==> flow/design.v <==
module uart_rx
  #(parameter CLKS_PER_BIT = 104)
  (
   input        i_Clock,
   input        i_Rst,
   input        i_Rx_Serial,
   output reg [15:0] o_Rx_Byte,
  output reg square_wave,
  output reg pin1,
  output  reg pin2
  );
  parameter s_IDLE         = 3'b000;
  parameter s_RX_START_BIT = 3'b001;
  parameter s_RX_DATA_BITS = 3'b010;
  parameter s_RX_STOP_BIT  = 3'b011;
  parameter s_CLEANUP      = 3'b100;
  reg  [7:0] data_check;
  reg [7:0] first_8bit;
  reg [7:0] second_8bit;
  reg           r_Rx_Data_R;
  reg           r_Rx_Data;
  reg [15:0]     r_Clock_Count;
  reg [4:0]     r_Bit_Index;  
  reg [15:0]     r_Rx_Byte;
  reg [2:0]     r_SM_Main;
wire [60:0] distZ = 61'hFFFFFFFFFFFFFF;
reg [23:0] counter;
reg toggle;
reg toggle_n;
wire [23:0] store;
wire [15:0] distA;
reg [15:0] distB;
reg stop;
reg [15:0] rpm;
assign distA =40*distZ;
assign store = (rpm == 16'd0) ? 24'hFFFFFF : (18 * 100000)/ rpm;
  always @(posedge i_Clock)
    begin
    if (i_Rst)
    begin
      r_Rx_Data_R <= 1'b1;
      r_Rx_Data   <= 1'b1;
      o_Rx_Byte   <= 16'd0;
      rpm         <= 16'd0;
      counter     <= 24'd0;
      toggle      <= 1'b1;
      distB       <= 16'd0;
      stop        <= 1'b0;
      square_wave <= 1'b1;
      pin1        <= 1'b0;
      pin2        <= 1'b0;
    end
    else
    begin
      r_Rx_Data_R <= i_Rx_Serial;
      r_Rx_Data   <= i_Rx_Serial;
     o_Rx_Byte[15:8] <= second_8bit;
     o_Rx_Byte[7:0] <= first_8bit;
     rpm <= {second_8bit, first_8bit};
toggle_n = toggle;
if (stop==0)
begin
counter <= counter + 1;
if (counter >= store )
begin
toggle_n = ~toggle;
toggle <= toggle_n;
counter<=0;
if (second_8bit[7] == 0)
begin
pin1 <= 0;
pin2 <= 1;
end
else
begin
pin1 <= 1;
pin2 <= 0;
end
if (toggle_n==0)
begin
distB <= distB +1;
end
end
if (distB ==distA)
begin
stop <= 1;
end
else
begin
square_wave <= toggle_n;
end
end
end
end
always @(posedge i_Clock)
begin
    if (i_Rst)
    begin
      r_SM_Main     <= s_IDLE;
      r_Clock_Count <= 16'd0;
      r_Bit_Index   <= 5'd0;
      r_Rx_Byte     <= 16'd0;
      data_check    <= 8'h00;
      first_8bit    <= 8'h00;
      second_8bit   <= 8'h00;
    end
    else
      case (r_SM_Main)
        s_IDLE :
          begin
            r_Clock_Count <= 0;
            r_Bit_Index   <= 0;
            if (r_Rx_Data == 1'b0)           
              r_SM_Main <= s_RX_START_BIT;
            else
              r_SM_Main <= s_IDLE;
          end
        s_RX_START_BIT :
          begin
            if (r_Clock_Count == (CLKS_PER_BIT-1)/2)
              begin
                if (r_Rx_Data == 1'b0)
                  begin
                    r_Clock_Count <= 0;   
                    r_SM_Main     <= s_RX_DATA_BITS;
                  end
                else
                  r_SM_Main <= s_IDLE;
              end
            else
              begin
                r_Clock_Count <= r_Clock_Count + 1;
                r_SM_Main     <= s_RX_START_BIT;
              end
          end  
        s_RX_DATA_BITS :
          begin
            if (r_Clock_Count < CLKS_PER_BIT-1)
              begin
                r_Clock_Count <= r_Clock_Count + 1;
                r_SM_Main     <= s_RX_DATA_BITS;
              end
            else
              begin
                r_Clock_Count          <= 0;
                r_Rx_Byte[r_Bit_Index] <= r_Rx_Data;
                if (r_Bit_Index < 8)
                  begin
                    r_Bit_Index <= r_Bit_Index + 1;
                    r_SM_Main   <= s_RX_DATA_BITS;
                  end
                else
                  begin
						 if (data_check == 8'h01)
						 begin
                   first_8bit <= r_Rx_Byte[7:0];
						 data_check <= 8'h00;
						 end
						 if (data_check == 8'h00)
						 begin
					second_8bit <= r_Rx_Byte[7:0];
						 data_check <= 8'h01;
						 end
                    r_Bit_Index <= 0;
                    r_SM_Main   <= s_RX_STOP_BIT;
                  end
              end
          end  
        s_RX_STOP_BIT :
          begin
            if (r_Clock_Count < CLKS_PER_BIT-1)
              begin
                r_Clock_Count <= r_Clock_Count + 1;
                r_SM_Main     <= s_RX_STOP_BIT;
              end
            else
              begin
                r_Clock_Count <= 0;
                r_SM_Main     <= s_CLEANUP;
              end
          end  
        s_CLEANUP :
          begin
            r_SM_Main <= s_IDLE;
          end
        default :
          r_SM_Main <= s_IDLE;
      endcase
    end
endmodule  
From RTL to reports: uart_rx:

What the tools print for uart_rx, step after step.
Line numbers count from 1 in the design file above.
Cell names lack the library's common part.
A cell with n/a has no value.

* top module: uart_rx
* clock port: i_Clock
* standard-cell library: sky130hd
* library corner: tt_025C_1v80

Word level:

Counts by Yosys on the flattened word-level netlist (proc, flatten, opt, wreduce; memories kept). Register bits leave out memories and registers merged into their read ports (data or address). Print and check cells are left out. Cells with the same type and inputs are merged into one.

* register bits: 142
* bits of input ports: 3
* word-level cells: 84
* output and inout port bits: 19

* reductions and logical operators: 16
* multiplexer cells: 23
* bitwise logic cells: 8
* $add $sub $neg: 5
* shift operators: 2
* magnitude comparators: 3
* div/mod/pow operators: 1
* equal/unequal tests: 8

Operators with widths (number)
* divider 21 x 16 -> 32 bit with constant A: 1
* parallel mux 16 bit (select 3 bit): 1
* two-way mux 24 bit: 2
* two-way mux 16 bit: 3
* adder 16 x 1 -> 16 bit with constant B: 2
* adder 24 x 1 -> 24 bit with constant B: 1
* greater-or-equal comparator 24 bit: 1
* variable shift 1 x 6 -> 16 bit: 1
* variable shift 1 x 6 -> 16 bit with constant A: 1
* == test 16 bit with constant B: 1
* bitwise AND 16 bit: 1
* OR 16 bit: 1
* == test 16 x 6 -> 1 bit with constant B: 1
* < comparator 16 x 7 -> 1 bit with constant B: 1
* NOT 16 bit: 1
* zero test 16 bit: 1
* two-way mux 8 bit: 2
* AND reduction 4 bit: 3
* parallel mux 3 bit (select 4 bit): 1
* AND reduction 2 bit: 5
* parallel mux 5 bit (select 2 bit): 1
* two-way mux 5 bit: 2
* == test 8 x 1 -> 1 bit with constant B: 1
* zero test 8 bit: 1
* two-way mux 1 bit: 8
* == test 3 x 2 -> 1 bit with constant B: 2
* negation 5 -> 6 bit: 1
* NOT 1 bit: 5

Other operator kinds: 12; their cells: 14.

Longest topological paths:

Yosys ltp: most cells in a row. Word level: on the elaborated netlist, between registers, memories and ports. Mapped: between sequential cells and ports; inverters and the memories' decode and read muxes count.

* word-level depth: 5
* ABC_AREA: 1
* gate-level depth with buffers: 543
* gate-level depth less buffers: 494

Mapped cells and area:

The flow's flattened synthesis, as Yosys stat reports it; memories are mapped. The netlist is that of the ABC_AREA named above (0 if unset); the other value can give another one.

Cell types
* ha_1: number 392, total area 4.9E+03 sq um
* nand2_1: number 1156, total area 4.34E+03 sq um
* inv_1: number 618, total area 2.32E+03 sq um
* dfxtp_1: number 114, total area 2.28E+03 sq um
* a21oi_1: number 432, total area 2.16E+03 sq um
* xor2_1: number 221, total area 1.94E+03 sq um
* o21ai_0: number 378, total area 1.89E+03 sq um
* nand3_1: number 331, total area 1.66E+03 sq um
* nor2_1: number 389, total area 1460.15 sq um
* xnor2_1: number 109, total area 954.666 sq um
* nand4_1: number 88, total area 550.528 sq um
* o21bai_1: number 52, total area 390.374 sq um
* o21ai_1: number 72, total area 360.346 sq um
* nand3_2: number 29, total area 290.278 sq um
* nor3_1: number 57, total area 285.274 sq um
* nand2_2: number 40, total area 250.24 sq um
* clkbuf_1: number 65, total area 243.984 sq um
* nor2_4: number 19, total area 213.955 sq um

Other cell types: 50; their cells: 362.

* flip-flop cells: 114
* buffers: 98
* synthesis area: 29067.9 sq um
* standard cells after synthesis: 4924
* sequential area: 2282.2 sq um

Timing after synthesis:

Source: OpenSTA report_checks on the synthesized netlist (no wires, ideal clock, input and output delay 20% of the period each), path of least setup slack; recovery checks are left aside. Register names are those of the netlist, which keeps one name where synthesis merged equal registers.

* path kind: register to register
* start point: register (name not given)
* end point: register distB[15]
* arrival time: 69797 ps
* path slack: 30084 ps
* delay of the path: 69916 ps
* period: 100000 ps
* setup time: 119 ps
* required time: 99881 ps
* path buffers: 54
* driving pins on the path: 524
* time at the first pin: 0 ps
* synthesis period reached: 69916 ps

"delay of the path" = arrival - input delay + setup time.
"driving pins on the path": output pins that drive a net of the path, with the launching flip-flop's if there is one; two outputs of one cell count as two.
"synthesis period reached" = period - worst setup slack (recovery checks aside). The figure is calculated, with input and output delays left at 20% of the set period.

* cells stage by stage: dfxtp_1 -> buf_4 -> inv_2 -> buf_6 -> buf_2 -> clkbuf_1 -> buf_1 -> ha_1 -> nand3_1 -> nor2_1 -> nand2_1 -> nor2_1 -> ha_1 -> a21oi_1 -> inv_1 -> nand4_1 -> nand2_1 -> nand2_1 -> [488 not listed] -> o211ai_1 -> a21oi_1 -> o2111ai_1 -> nand2_1 -> nor2_1 -> inv_1 -> nor4_1 -> inv_1 -> nor2_1 -> nand2_1 -> nor2_1 -> nand2_1 -> inv_1 -> nand3_1 -> nor2_1 -> nand2_1 -> o21ai_0 -> a21oi_1

RTL lines, path post-synthesis
* to (assign): RTL line 47 `distB       <= 16'd0;`
* to (assign): RTL line 81 `distB <= distB +1;`
* to (decl): RTL line 32 `reg [15:0] distB;`

Chain of elaborated cells between the ends: none given.

Worst path after layout:

Path of least setup slack in the final report of run B (OpenROAD, finished layout, wires in). Where an end is a register, its clock arrival counts in the times.
The report prints the path's times to 10 ps; the period is as set.

* path kind: register to register
* start point: register (name not given)
* end point: register distB[15]
* required time: 123310 ps
* period: 123000 ps
* path slack: 43370 ps
* path buffers: 2
* setup time: 110 ps
* driving pins on the path: 464
* time at the first pin: 410 ps
* arrival time: 79940 ps

* cells stage by stage: dfxtp_2 -> inv_2 -> ha_1 -> nand3_1 -> nor2_1 -> nand2_1 -> nor2_1 -> ha_1 -> a21oi_1 -> inv_1 -> nand4_1 -> nand2_1 -> nand2_1 -> ha_1 -> o21ai_1 -> nand2_1 -> nand2_1 -> nand2_1 -> [428 not listed] -> o211ai_1 -> a21oi_1 -> o2111ai_1 -> nand2_1 -> nor2_1 -> inv_1 -> nor4_1 -> inv_1 -> nor2_1 -> nand2_1 -> nor2_1 -> nand2_1 -> inv_1 -> nand3_1 -> nor2_1 -> nand2_1 -> o21ai_0 -> a21oi_1

RTL lines, path after layout
* to (assign): RTL line 47 `distB       <= 16'd0;`
* to (assign): RTL line 81 `distB <= distB +1;`
* to (decl): RTL line 32 `reg [15:0] distB;`

Chain of elaborated cells between the ends: none given.

==> results <==
uart_rx through Yosys and OpenROAD on sky130hd: 2 stored runs, unordered, with their settings and measured results. The constraints put input and output delay at 20% of the set period each and load the outputs with 0.01 pF.
"clock period reached" is the run's clock period less its worst setup slack. It is reckoned from that one timing run; input and output delays stay at 20% of the period that was set.
By "time on the worst setup path" is meant the share of the clock period that the worst setup path is allowed (20% is reserved at inputs, 20% at outputs), minus its slack. Clock arrival times at its registers enter into it.
By "total power of the final layout" is meant OpenSTA's value without simulated activity: inputs other than the clock are taken to toggle once in ten clock periods, and the tool carries that through the logic.
"time on the worst setup path" is known to 10 ps.

### Run A

==> flow/run.sh <==
#!/bin/bash
# the make line also repeats the synthesis and layout settings of config.mk as NAME=value (left out here)
make -C /OpenROAD-flow-scripts/flow DESIGN_CONFIG=/design/flow/config.mk WORK_HOME=/design/flow/orfs CLKGATE_MAP_FILE= finish
==> flow/config.mk <==
export PLATFORM = sky130hd
export DESIGN_NAME = uart_rx
export DESIGN_NICKNAME = uart_rx
export VERILOG_FILES = /design/flow/design.v
export SDC_FILE = /design/flow/constraint.sdc
export NUM_CORES = 4
export LEC_CHECK = 0
export CAP_MARGIN = 40
export CELL_PAD_IN_SITES_GLOBAL_PLACEMENT = 2
export CORE_ASPECT_RATIO = 0.62
export CORE_MARGIN = 2
export CORE_UTILIZATION = 54
export CTS_CLUSTER_DIAMETER = 355
export CTS_CLUSTER_SIZE = 69
export GPL_ROUTABILITY_DRIVEN = 1
export GPL_TIMING_DRIVEN = 1
export HOLD_SLACK_MARGIN = 0.01
export MAX_ROUTING_LAYER = met4
export MIN_ROUTING_LAYER = met1
export SETUP_SLACK_MARGIN = -0.97
export SLEW_MARGIN = 20
export TNS_END_PERCENT = 90
==> flow/constraint.sdc <==
create_clock -name core_clock -period 72.5 [get_ports {i_Clock}]
set_input_delay 14.5000 -clock core_clock [delete_from_list [all_inputs] [get_ports {i_Clock}]]
set_output_delay 14.5000 -clock core_clock [all_outputs]
set_load 0.01 [all_outputs]

Outcome of run A: stopped before the end: placement reported GPL-0301

### Run B

==> flow/run.sh <==
#!/bin/bash
# the make line also repeats the synthesis and layout settings of config.mk as NAME=value (left out here)
make -C /OpenROAD-flow-scripts/flow DESIGN_CONFIG=/design/flow/config.mk WORK_HOME=/design/flow/orfs CLKGATE_MAP_FILE= finish
==> flow/config.mk <==
export PLATFORM = sky130hd
export DESIGN_NAME = uart_rx
export DESIGN_NICKNAME = uart_rx
export VERILOG_FILES = /design/flow/design.v
export SDC_FILE = /design/flow/constraint.sdc
export NUM_CORES = 4
export LEC_CHECK = 0
export ABC_AREA = 1
export CAP_MARGIN = 5
export CORE_ASPECT_RATIO = 1.44
export CORE_MARGIN = 2
export CORE_UTILIZATION = 40
export CTS_CLUSTER_SIZE = 88
export SLEW_MARGIN = 10
==> flow/constraint.sdc <==
create_clock -name core_clock -period 123.0 [get_ports {i_Clock}]
set_input_delay 24.6000 -clock core_clock [delete_from_list [all_inputs] [get_ports {i_Clock}]]
set_output_delay 24.6000 -clock core_clock [all_outputs]
set_load 0.01 [all_outputs]

Results of run B:
- Summed negative setup slack: 0 ps
- Clock period reached: 79,632 ps
- Yosys chip area after synthesis: 29,067.9 sq um
- Worst hold slack in the final report: 427 ps
- Lowest setup slack: 43,367 ps
- Overall die area: 74,877.8 sq um
- Time on the worst setup path: 79,630 ps
- Type of the worst setup path: register to register
- Total power of the final layout: 0.0927 mW
- Standard-cell area after routing: 30,818.3 sq um
- Utilization of the finished layout: 42.9 %
